==> flow/design.v <==
`timescale 1ns / 1ps
module signed_mult(a , b , out);
    output [31:0] out;
    input signed [31:0] a;
    input signed [31:0] b;
    wire signed [63:0] mult_out;
    assign mult_out = a*b;
    assign out  = {mult_out[63] , mult_out[55:25]};
endmodule
`timescale 1ns / 1ps
module Lorenz(clk , rst , en , seed_x , seed_y , seed_z , x , y , z);
    wire signed [31:0] sigma = {7'b0001010 , 25'b0};  
    wire signed [31:0] beta = {7'b0000010 , 25'b1010101010101010101010101};  
    wire signed [31:0] rho = {7'b0011100 , 25'b0};  
    wire signed [31:0] scale = {7'b0000001 , 20'b10000000001010101010};
    wire signed [31:0] dt = {7'b0 , 20'b00000001000000000000};
    parameter signed [31:0] xo = {7'b1000001 , 25'b0};  
    parameter signed [31:0] yo = {7'b0 , 25'b0001100110011001100110011};  
    parameter signed [31:0] zo = {7'b0011001 , 25'b0};  
    input wire clk;
    input wire rst;
    input wire en;
    input wire signed [31:0] seed_x;
    input wire signed [31:0] seed_y;
    input wire signed [31:0] seed_z;
    output reg signed [31:0] x;
    output reg signed [31:0] y;
    output reg signed [31:0] z;
    reg signed [26:0] dx;
    reg signed [26:0] dy;
    reg signed [26:0] dz;
    wire signed [31:0] m1 , m2 , m3 , m4 , m5 , m6 , m7 , m8 , m9;
    signed_mult sm1 (.a(m1) , .b(sigma) , .out(m2));
    signed_mult sm2 (.a(m3) , .b(m4) , .out(m5));
    signed_mult sm3 (.a(m3) , .b(y) , .out(m6));
    signed_mult sm4 (.a(m7) , .b(beta) , .out(m8));
    assign m1 = (y - x) >>> 8;
    assign m3 = x >>> 8;
    assign m4 = rho - z;
    assign m7 = z >>> 8;
    assign m9 = (y >>> 8);
    always@(posedge clk)
    begin
        if (rst)
        begin
            x <= seed_x;
            y <= seed_y;
            z <= seed_z;
        end
        else if (en)
        begin
            x <= x + m2;
            y <= y + m5 - m9;
            z <= z + m6 - m8;
        end
    end
endmodule
`timescale 1ns / 1ps
module Slowclock(
    input clk,
    input rst,
    output slowclock,
    output slowclock_rise
    );
    reg [25:0] counter;
    reg clockout;
    always@(posedge clk)
    begin
        if (rst)
        begin
            counter <= 0;
            clockout <= 0;
        end
        else if( counter == 1)
        begin
            clockout <= !clockout;        
            counter <= 0;
        end
        else
            counter <= counter + 1;
    end
    assign slowclock = clockout;
    assign slowclock_rise = (counter == 1) && !clockout;
endmodule
`timescale 1ns / 1ps
module UART_Tx1
    #(parameter CLKS_PER_BIT = 435)
    (
        input clk,
        input rst,
        input Tx_s,
        input [7:0] Tx_Data,
        output Tx_Active,
        output reg Tx_serial_out,
        output Tx_Done
    );
    localparam TX_IDLE = 3'b000;
    localparam TX_START_BIT = 3'b001;
    localparam TX_DATA_SEND = 3'b010;
    localparam TX_STOP = 3'b011;
    localparam TX_CLEAN = 3'b100;
    reg [2:0] MAIN_STATE;
    reg [9:0] clk_count;
    reg [2:0] Bit_Index;
    reg [7:0] Send_Data;
    reg       Done;
    reg       Active;
    always@(posedge clk)
    begin
        if (rst)
        begin
            MAIN_STATE <= TX_IDLE;
            clk_count <= 0;
            Bit_Index <= 0;
            Send_Data <= 0;
            Done <= 1'b0;
            Active <= 1'b0;
            Tx_serial_out <= 1'b1;
        end
        else
        case(MAIN_STATE)
            TX_IDLE:
                begin
                    Tx_serial_out <= 1'b1;
                    Done <= 1'b0;
                    clk_count <= 1'b0;
                    Bit_Index <= 1'b0;
                    if(Tx_s == 1'b1)
                        begin
                            Active <= 1'b1;
                            Send_Data <= Tx_Data;
                            MAIN_STATE <= TX_START_BIT;
                        end
                     else
                        MAIN_STATE <= TX_IDLE;
                end
            TX_START_BIT:
                begin
                    Tx_serial_out <= 1'b0;
                    if(clk_count < CLKS_PER_BIT - 1)
                        begin
                            clk_count <= clk_count + 1;
                            MAIN_STATE <= TX_START_BIT;
                        end
                    else
                        begin    
                            clk_count <= 1'b0;
                            MAIN_STATE <= TX_DATA_SEND;
                        end
                end       
            TX_DATA_SEND:
                begin
                    Tx_serial_out <= Send_Data[Bit_Index];
                    if(clk_count < CLKS_PER_BIT - 1)
                        begin
                            clk_count <= clk_count + 1;
                            MAIN_STATE <= TX_DATA_SEND;
                        end
                    else
                        begin
                            clk_count <= 1'b0;
                            if(Bit_Index < 7)
                                begin
                                    Bit_Index <= Bit_Index + 1;
                                    MAIN_STATE <= TX_DATA_SEND;
                                end
                            else
                                begin
                                    Bit_Index <= 1'b0;
                                    MAIN_STATE <= TX_STOP;
                                end
                        end
                end
            TX_STOP:
                begin
                    Tx_serial_out <= 1'b1;
                    if(clk_count < CLKS_PER_BIT - 1)
                        begin
                            clk_count <= clk_count + 1;
                            MAIN_STATE <= TX_STOP;
                        end
                    else
                        begin
                            Done <= 1'b1;
                            clk_count <= 1'b0;
                            MAIN_STATE <= TX_CLEAN;
                            Active <= 1'b0;
                        end    
                end
            TX_CLEAN:
                begin
                    Done <= 1'b1;
                    MAIN_STATE <= TX_IDLE;
                end
            default:
                MAIN_STATE <= TX_IDLE;    
        endcase
    end
    assign Tx_Active = Active;
    assign Tx_Done = Done;
endmodule
`timescale 1ns / 1ps
module delta_sigma_dac(clk, rst, PWM_in, PWM_out);
input wire clk;
input wire rst;
input wire [15:0] PWM_in;
output reg PWM_out;
reg [16:0] PWM_accumulator;
wire [16:0] PWM_sum = PWM_accumulator + PWM_in;
always @(posedge clk) 
begin
     if (rst)
     begin
          PWM_accumulator <= 0;
          PWM_out <= 0;
     end
     else
     begin
          PWM_out <= PWM_sum[16];
          PWM_accumulator <= {1'b0, PWM_sum[15:0]};
     end
end 
endmodule
`timescale 1ns / 1ps
module Lorenz3D(
    clk,
    rst,
    seed_x,
    seed_y,
    seed_z,
    pinX,
    pinY,
    pinZ,
	serial_data,
    x,
    y,
    z
    );
	input wire clk;
    input wire rst;
    input wire [31:0] seed_x;
    input wire [31:0] seed_y;
    input wire [31:0] seed_z;
    output wire pinX;
    output wire pinY;
    output wire pinZ;
    output wire serial_data;
    output wire [31:0] x;
    output wire [31:0] y;
    output wire [31:0] z;
    reg [2:0] i;
    wire [7:0] inputdata;
    wire       done_bit;
    reg        start;
    wire       active;
    wire       out_serial;
    reg        triger;
    reg [3:0] count;
	wire signed [31:0] xm , ym , zm;
	wire signed [31:0] scale = {7'b0001001 , 25'b0000001111010111000010100};
	reg [31:0] key; 
	reg [2:0]  i_n;
	reg        start_n;
	reg        triger_n;
	reg [31:0] key_n;
	wire slowclock;
	wire slowclock_rise;
	Slowclock clock ( .clk(clk), .rst(rst), .slowclock(slowclock), .slowclock_rise(slowclock_rise));
    Lorenz  L1(
     .clk(clk),
     .rst(rst),
     .en(slowclock_rise),
     .seed_x(seed_x),
     .seed_y(seed_y),
     .seed_z(seed_z),
     .x(x),
     .y(y),
     .z(z)
    );
	UART_Tx1  #(435) U1 ( .clk(clk), .rst(rst), .Tx_s(start), .Tx_Data(inputdata), .Tx_Active(active),  .Tx_serial_out(out_serial), .Tx_Done(done_bit));
	always@(posedge clk)
    begin
        i_n = i;
        start_n = start;
        triger_n = triger;
        key_n = key;
        if(done_bit == 1'b1)
        begin
            i_n = i_n + 1;
        end
        if( i_n == 3'b000 && triger_n == 1'b1)
        begin
            key_n = x;            
            start_n = 1;
            triger_n = 0;
        end
        if(i_n == 3'b100)
        begin
            i_n = 0;
            triger_n = 1;
        end
        if (rst)
        begin
            i <= 0;
            start <= 0;
            triger <= 1;
        end
        else
        begin
            i <= i_n;
            start <= start_n;
            triger <= triger_n;
            key <= key_n;
        end
    end
	delta_sigma_dac d1 (.clk(clk), .rst(rst), .PWM_in(x[31:9]), .PWM_out(pinX));
    delta_sigma_dac d2 (.clk(clk), .rst(rst), .PWM_in(y[31:9]), .PWM_out(pinY));
	delta_sigma_dac d3 (.clk(clk), .rst(rst), .PWM_in(z[31:9]), .PWM_out(pinZ));
	signed_mult sm1 (.a(x) , .b(scale) , .out(xm));
	signed_mult sm2 (.a(y) , .b(scale) , .out(ym));
	signed_mult sm3 (.a(z) , .b(scale) , .out(zm));
	assign serial_data = out_serial;
    assign inputdata = key[((i + 1) * 8 - 1) -: 8];
endmodule
* From RTL to reports: Lorenz3D
The steps from the RTL of Lorenz3D to its reports follow in flow order.
Line numbers count from 1 in the design file above.
Operators carry their Yosys type and port widths (W data, S select, Z words).
Cell names lack the library's common part.
Not given: n/a
- Top module :: Lorenz3D
- Clock :: clk
- Standard-cell library :: sky130hd
- Timing corner :: tt_025C_1v80

* Word-level counts
Yosys after proc, flatten, opt, wreduce and memory -nomap, before mapping. Memory bits, and registers merged into a memory's read port (data or address), are not among the register bits. Print and check cells are not counted.
- Register bits after elaboration :: 240
- Input port bits :: 98
- Add/subtract/negate cells :: 17
- $mul :: 4
- Magnitude comparators :: 2
- Eq/ne operators :: 8
- Shifts and indexed selects :: 2
- Multiplexer cells :: 21
- Bitwise operators :: 1
- Reduce/logical cells :: 18
** Operator list (number)
- $mul A24 B32 Y56 :: 2
- $mul A24 B28 Y52 const B :: 1
- $mux W32 :: 6
- $mul A24 B4 Y28 const B :: 1
- $add A32 B31 Y32 :: 2
- $sub A32 B32 Y32 :: 2
- $add A17 B16 Y17 :: 3
- $sub A31 B32 Y32 const A :: 1
- $shiftx A32 B10 Y8 :: 1
- $sub A32 B24 Y32 :: 1
- $add A32 B29 Y32 :: 1
- $add A26 B1 Y26 const B :: 1
- $eq A26 B1 Y1 const B :: 1
- $pmux W10 S2 :: 1
- $mux W3 :: 5
- $pmux W3 S4 :: 1
- $add A10 B1 Y10 const B :: 1
- $lt A10 B9 Y1 const B :: 1
- $sub A9 B5 Y10 const B :: 1
- $mux W10 :: 1
- $add A8 B2 Y9 const B :: 1
- $reduce_and A2 Y1 :: 4
- $sub A7 B1 Y8 const B :: 1
- $shiftx A8 B3 Y1 :: 1
- $reduce_or A2 Y1 :: 3
- $eq A3 B2 Y1 const B :: 2
- $eq A3 B3 Y1 const B :: 2
- $logic_not A3 Y1 :: 2
Not listed: further kinds 16, cells in them 23.

* Logic depth
Depth = most cells in a row (Yosys ltp): at word level without a register or memory, in the mapped netlist without a sequential cell, where the memories' decode and read muxes count.
- Depth in word-level cells :: 6
- ABC_AREA :: 0
- Depth in mapped cells :: 52

* Netlist
The flow's flattened synthesis, as Yosys stat reports it; memories are mapped. The netlist is that of the ABC_AREA named above (0 if unset); the other value can give another one.
The area totals of this step are shown rounded.
- Cell count :: 8349
- Synthesis area :: 77200 sq um
- Flip-flops :: 239
- Buffer cells :: 321
** Cell types
- fa_1 :: number 1775, area in all 3.55E+04 sq um
- ha_1 :: number 720, area in all 9008.64 sq um
- inv_1 :: number 1922, area in all 7.21E+03 sq um
- nand2_1 :: number 1026, area in all 3.85E+03 sq um
- edfxtp_1 :: number 128, area in all 3.84E+03 sq um
- and2_1 :: number 445, area in all 2783.92 sq um
- dfxtp_1 :: number 111, area in all 2.22E+03 sq um
- nor2_1 :: number 466, area in all 1.75E+03 sq um
- xnor2_1 :: number 193, area in all 1.69E+03 sq um
- clkbuf_1 :: number 310, area in all 1.16E+03 sq um
- xor2_1 :: number 119, area in all 1042.25 sq um
- o21ai_0 :: number 197, area in all 985.946 sq um
- a21oi_1 :: number 190, area in all 950.912 sq um
- a21o_1 :: number 113, area in all 848.314 sq um
- nand3_1 :: number 61, area in all 305.293 sq um
- nor3_1 :: number 61, area in all 305.293 sq um
- nand2b_1 :: number 44, area in all 275.264 sq um
- o21a_1 :: number 35, area in all 262.752 sq um
Other cell types: 59; their cells: 433.
The figures by module come from a second, unflattened synthesis with its own total; it is not the netlist above.
- Cells (unflattened synthesis) :: 17420
- Area (unflattened synthesis) :: 161000 sq um
Rows give one instance, submodules left out.
** By module
- signed_mult :: instances 4, cells 3772, area 35200 sq um, seq. area 0.0 sq um
- Lorenz :: instances 1, cells 1532, area 12500 sq um, seq. area 2880 sq um
- delta_sigma_dac :: instances 3, cells 132, area 1200 sq um, seq. area 340 sq um
- Lorenz3D :: instances 1, cells 107, area 1550 sq um, seq. area 1060 sq um
- UART_Tx1 #(CLKS_PER_BIT=435) :: instances 1, cells 150, area 1300 sq um, seq. area 581 sq um
- Slowclock :: instances 1, cells 147, area 1250 sq um, seq. area 541 sq um

* Path before layout
Path of least setup slack by OpenSTA after synthesis, without wires, with an ideal clock, recovery checks aside; 20% of the period is set as input and as output delay. Where synthesis merged equal registers, the netlist keeps one of their names.
- Kind :: flip-flop to flip-flop
- Start :: register L1.z[0]
- End :: register L1.y[30]
- Clock period :: 20.0 ns
- Setup time :: 0.268 ns
- Launch time at the first pin :: 0.000 ns
- Arrival :: 11.971 ns
- Data required time :: 19.732 ns
- Slack :: 7.761 ns
- Path delay :: 12.239 ns
- Driving pins on the path :: 52
- Path buffers :: 2
- Synthesis period reached :: 12.239 ns
"path delay" = arrival - input delay + setup time.
"driving pins on the path": output pins that drive a net of the path, with the launching flip-flop's if there is one; two outputs of one cell count as two.
"synthesis period reached" = period - worst setup slack (recovery checks aside). The figure is calculated, with input and output delays left at 20% of the set period.
Between the ends stands the longest chain of elaborated cells between them, by number of cells; it is not shown to be the way that was timed. Of several equally long chains one is given.
A line is the first line of the expression or statement that the cell stems from. Yosys adds cells for indexed reads and writes and turns some case tables into memories.
- Cells stage by stage :: edfxtp_1 inv_2 buf_1 ha_1 and3_1 nand2_1 nor3_1 nand2_1 or4_1 or4_1 nand2_1 xnor2_1 clkbuf_1 and2_1 fa_1 fa_1 inv_1 fa_1 [16 not listed] nor2b_1 o21a_1 nor2_1 fa_1 ha_1 a21o_1 a21o_1 a21o_1 a21o_1 a21oi_1 nor2b_1 o21ai_0 nand2b_1 a2111oi_0 nor3_1 a41oi_1 xor2_1 o21ai_0
- Length of the longest elaborated chain :: 6
** Ends and longest elaborated chain, after synthesis
- start: declaration :: line 28 : output reg signed [31:0] z;
- start: assignment :: line 48 : z <= seed_z;
- start: assignment :: line 54 : z <= z + m6 - m8;
- $sub A31 B32 Y32 :: line 39 : assign m4 = rho - z;
- $mul A24 B32 Y56 :: line 7 : assign mult_out = a*b;
- $add A32 B31 Y32 :: line 53 : y <= y + m5 - m9;
- $sub A32 B24 Y32 :: line 53
- $mux W32 :: line 50 : else if (en)
- $mux W32 :: line 44 : if (rst)
- end: assignment :: line 47 : y <= seed_y;
- end: assignment :: line 53
- end: declaration :: line 27 : output reg signed [31:0] y;

* Timing after layout
Path of least setup slack in the final report of run A (OpenROAD, finished layout, wires in). Where an end is a register, its clock arrival counts in the times.
- Kind :: flip-flop to flip-flop
- Start :: register L1.z[0]
- End :: register L1.y[30]
- Clock period :: 20.0 ns
- Setup time :: 0.28 ns
- Launch time at the first pin :: 0.59 ns
- Arrival :: 16.99 ns
- Data required time :: 20.31 ns
- Slack :: 3.32 ns
- Driving pins on the path :: 49
- Path buffers :: 2
Between the ends stands the longest chain of elaborated cells between them, by number of cells; it is not shown to be the way that was timed. Of several equally long chains one is given.
- Cells stage by stage :: edfxtp_1 inv_2 buf_2 ha_1 and3_1 nand2_1 nor3_1 nand2_1 or4_1 xnor2_2 clkbuf_1 and2_1 fa_1 fa_1 inv_1 fa_1 fa_1 inv_1 [13 not listed] nor2b_1 o21a_1 nor2_2 fa_1 ha_1 a21o_1 a21o_1 a21o_1 a21o_1 a21oi_1 nor2b_1 o21ai_0 nand2b_1 a2111oi_0 nor3_1 a41oi_1 xor2_1 o21ai_0
- Length of the longest elaborated chain :: 6
** Ends and longest elaborated chain, post-layout
- start: declaration :: line 28 : output reg signed [31:0] z;
- start: assignment :: line 48 : z <= seed_z;
- start: assignment :: line 54 : z <= z + m6 - m8;
- $sub A31 B32 Y32 :: line 39 : assign m4 = rho - z;
- $mul A24 B32 Y56 :: line 7 : assign mult_out = a*b;
- $add A32 B31 Y32 :: line 53 : y <= y + m5 - m9;
- $sub A32 B24 Y32 :: line 53
- $mux W32 :: line 50 : else if (en)
- $mux W32 :: line 44 : if (rst)
- end: assignment :: line 47 : y <= seed_y;
- end: assignment :: line 53
- end: declaration :: line 27 : output reg signed [31:0] y;

==> results <==
Measured data: module Lorenz3D, platform sky130hd, 3 stored runs of the flow under differing settings, order arbitrary. Input and output delays are each 20% of the period that was set; the output load is 0.01 pF.
"reached clock period": clock period set for the run, less the worst setup slack. It is reckoned from that one timing run; input and output delays stay at 20% of the period that was set.
"critical setup path time" means the part of the period allowed to the worst setup path (the constraints hold back 20% at inputs and 20% at outputs) less its slack; where the path has registers, the arrival times of their clocks count too.
Measured values are rounded.

** Run A
- Settings :: CORE_ASPECT_RATIO=1.03; CORE_UTILIZATION=40; GPL_TIMING_DRIVEN=0; MAX_ROUTING_LAYER=met4; MIN_ROUTING_LAYER=met1; period_ns=20.0; CAP_MARGIN=20; CORE_MARGIN=2; SLEW_MARGIN=20
- Synthesized cell area :: 77200 sq um
- Reached clock period :: 16.677 ns
- Summed negative setup slack :: 0.000 ns
- Setup slack of the worst path :: 3.32 ns
- Standard-cell area of the final layout :: 84100 sq um
- Critical setup path time :: 16.68 ns
- Worst setup path kind :: flip-flop to flip-flop
- Die size :: 197000 sq um

** Run B
- Settings :: CORE_ASPECT_RATIO=1.03; CORE_UTILIZATION=40; CTS_CLUSTER_DIAMETER=308; GPL_TIMING_DRIVEN=1; MAX_ROUTING_LAYER=met5; MIN_ROUTING_LAYER=met1; SETUP_SLACK_MARGIN=-0.43; period_ns=20.0; CAP_MARGIN=20; CORE_MARGIN=2; SLEW_MARGIN=20
- Critical setup path time :: 13.93 ns
- Worst setup path kind :: flip-flop to flip-flop
- Die size :: 197000 sq um
- Synthesized cell area :: 77200 sq um
- Summed negative setup slack :: 0.000 ns
- Standard-cell area of the final layout :: 83700 sq um
- Setup slack of the worst path :: 6.07 ns
- Reached clock period :: 13.929 ns

** Run C
- Settings :: CAP_MARGIN=5; CELL_PAD_IN_SITES_DETAIL_PLACEMENT=1; CELL_PAD_IN_SITES_GLOBAL_PLACEMENT=3; CORE_MARGIN=4; CORE_UTILIZATION=61; CTS_CLUSTER_DIAMETER=193; CTS_CLUSTER_SIZE=51; GPL_TIMING_DRIVEN=0; MIN_ROUTING_LAYER=met1; PLACE_DENSITY=0.9; TNS_END_PERCENT=65; period_ns=11.1; SLEW_MARGIN=20
- Outcome :: unfinished; error GPL-0301 in placement
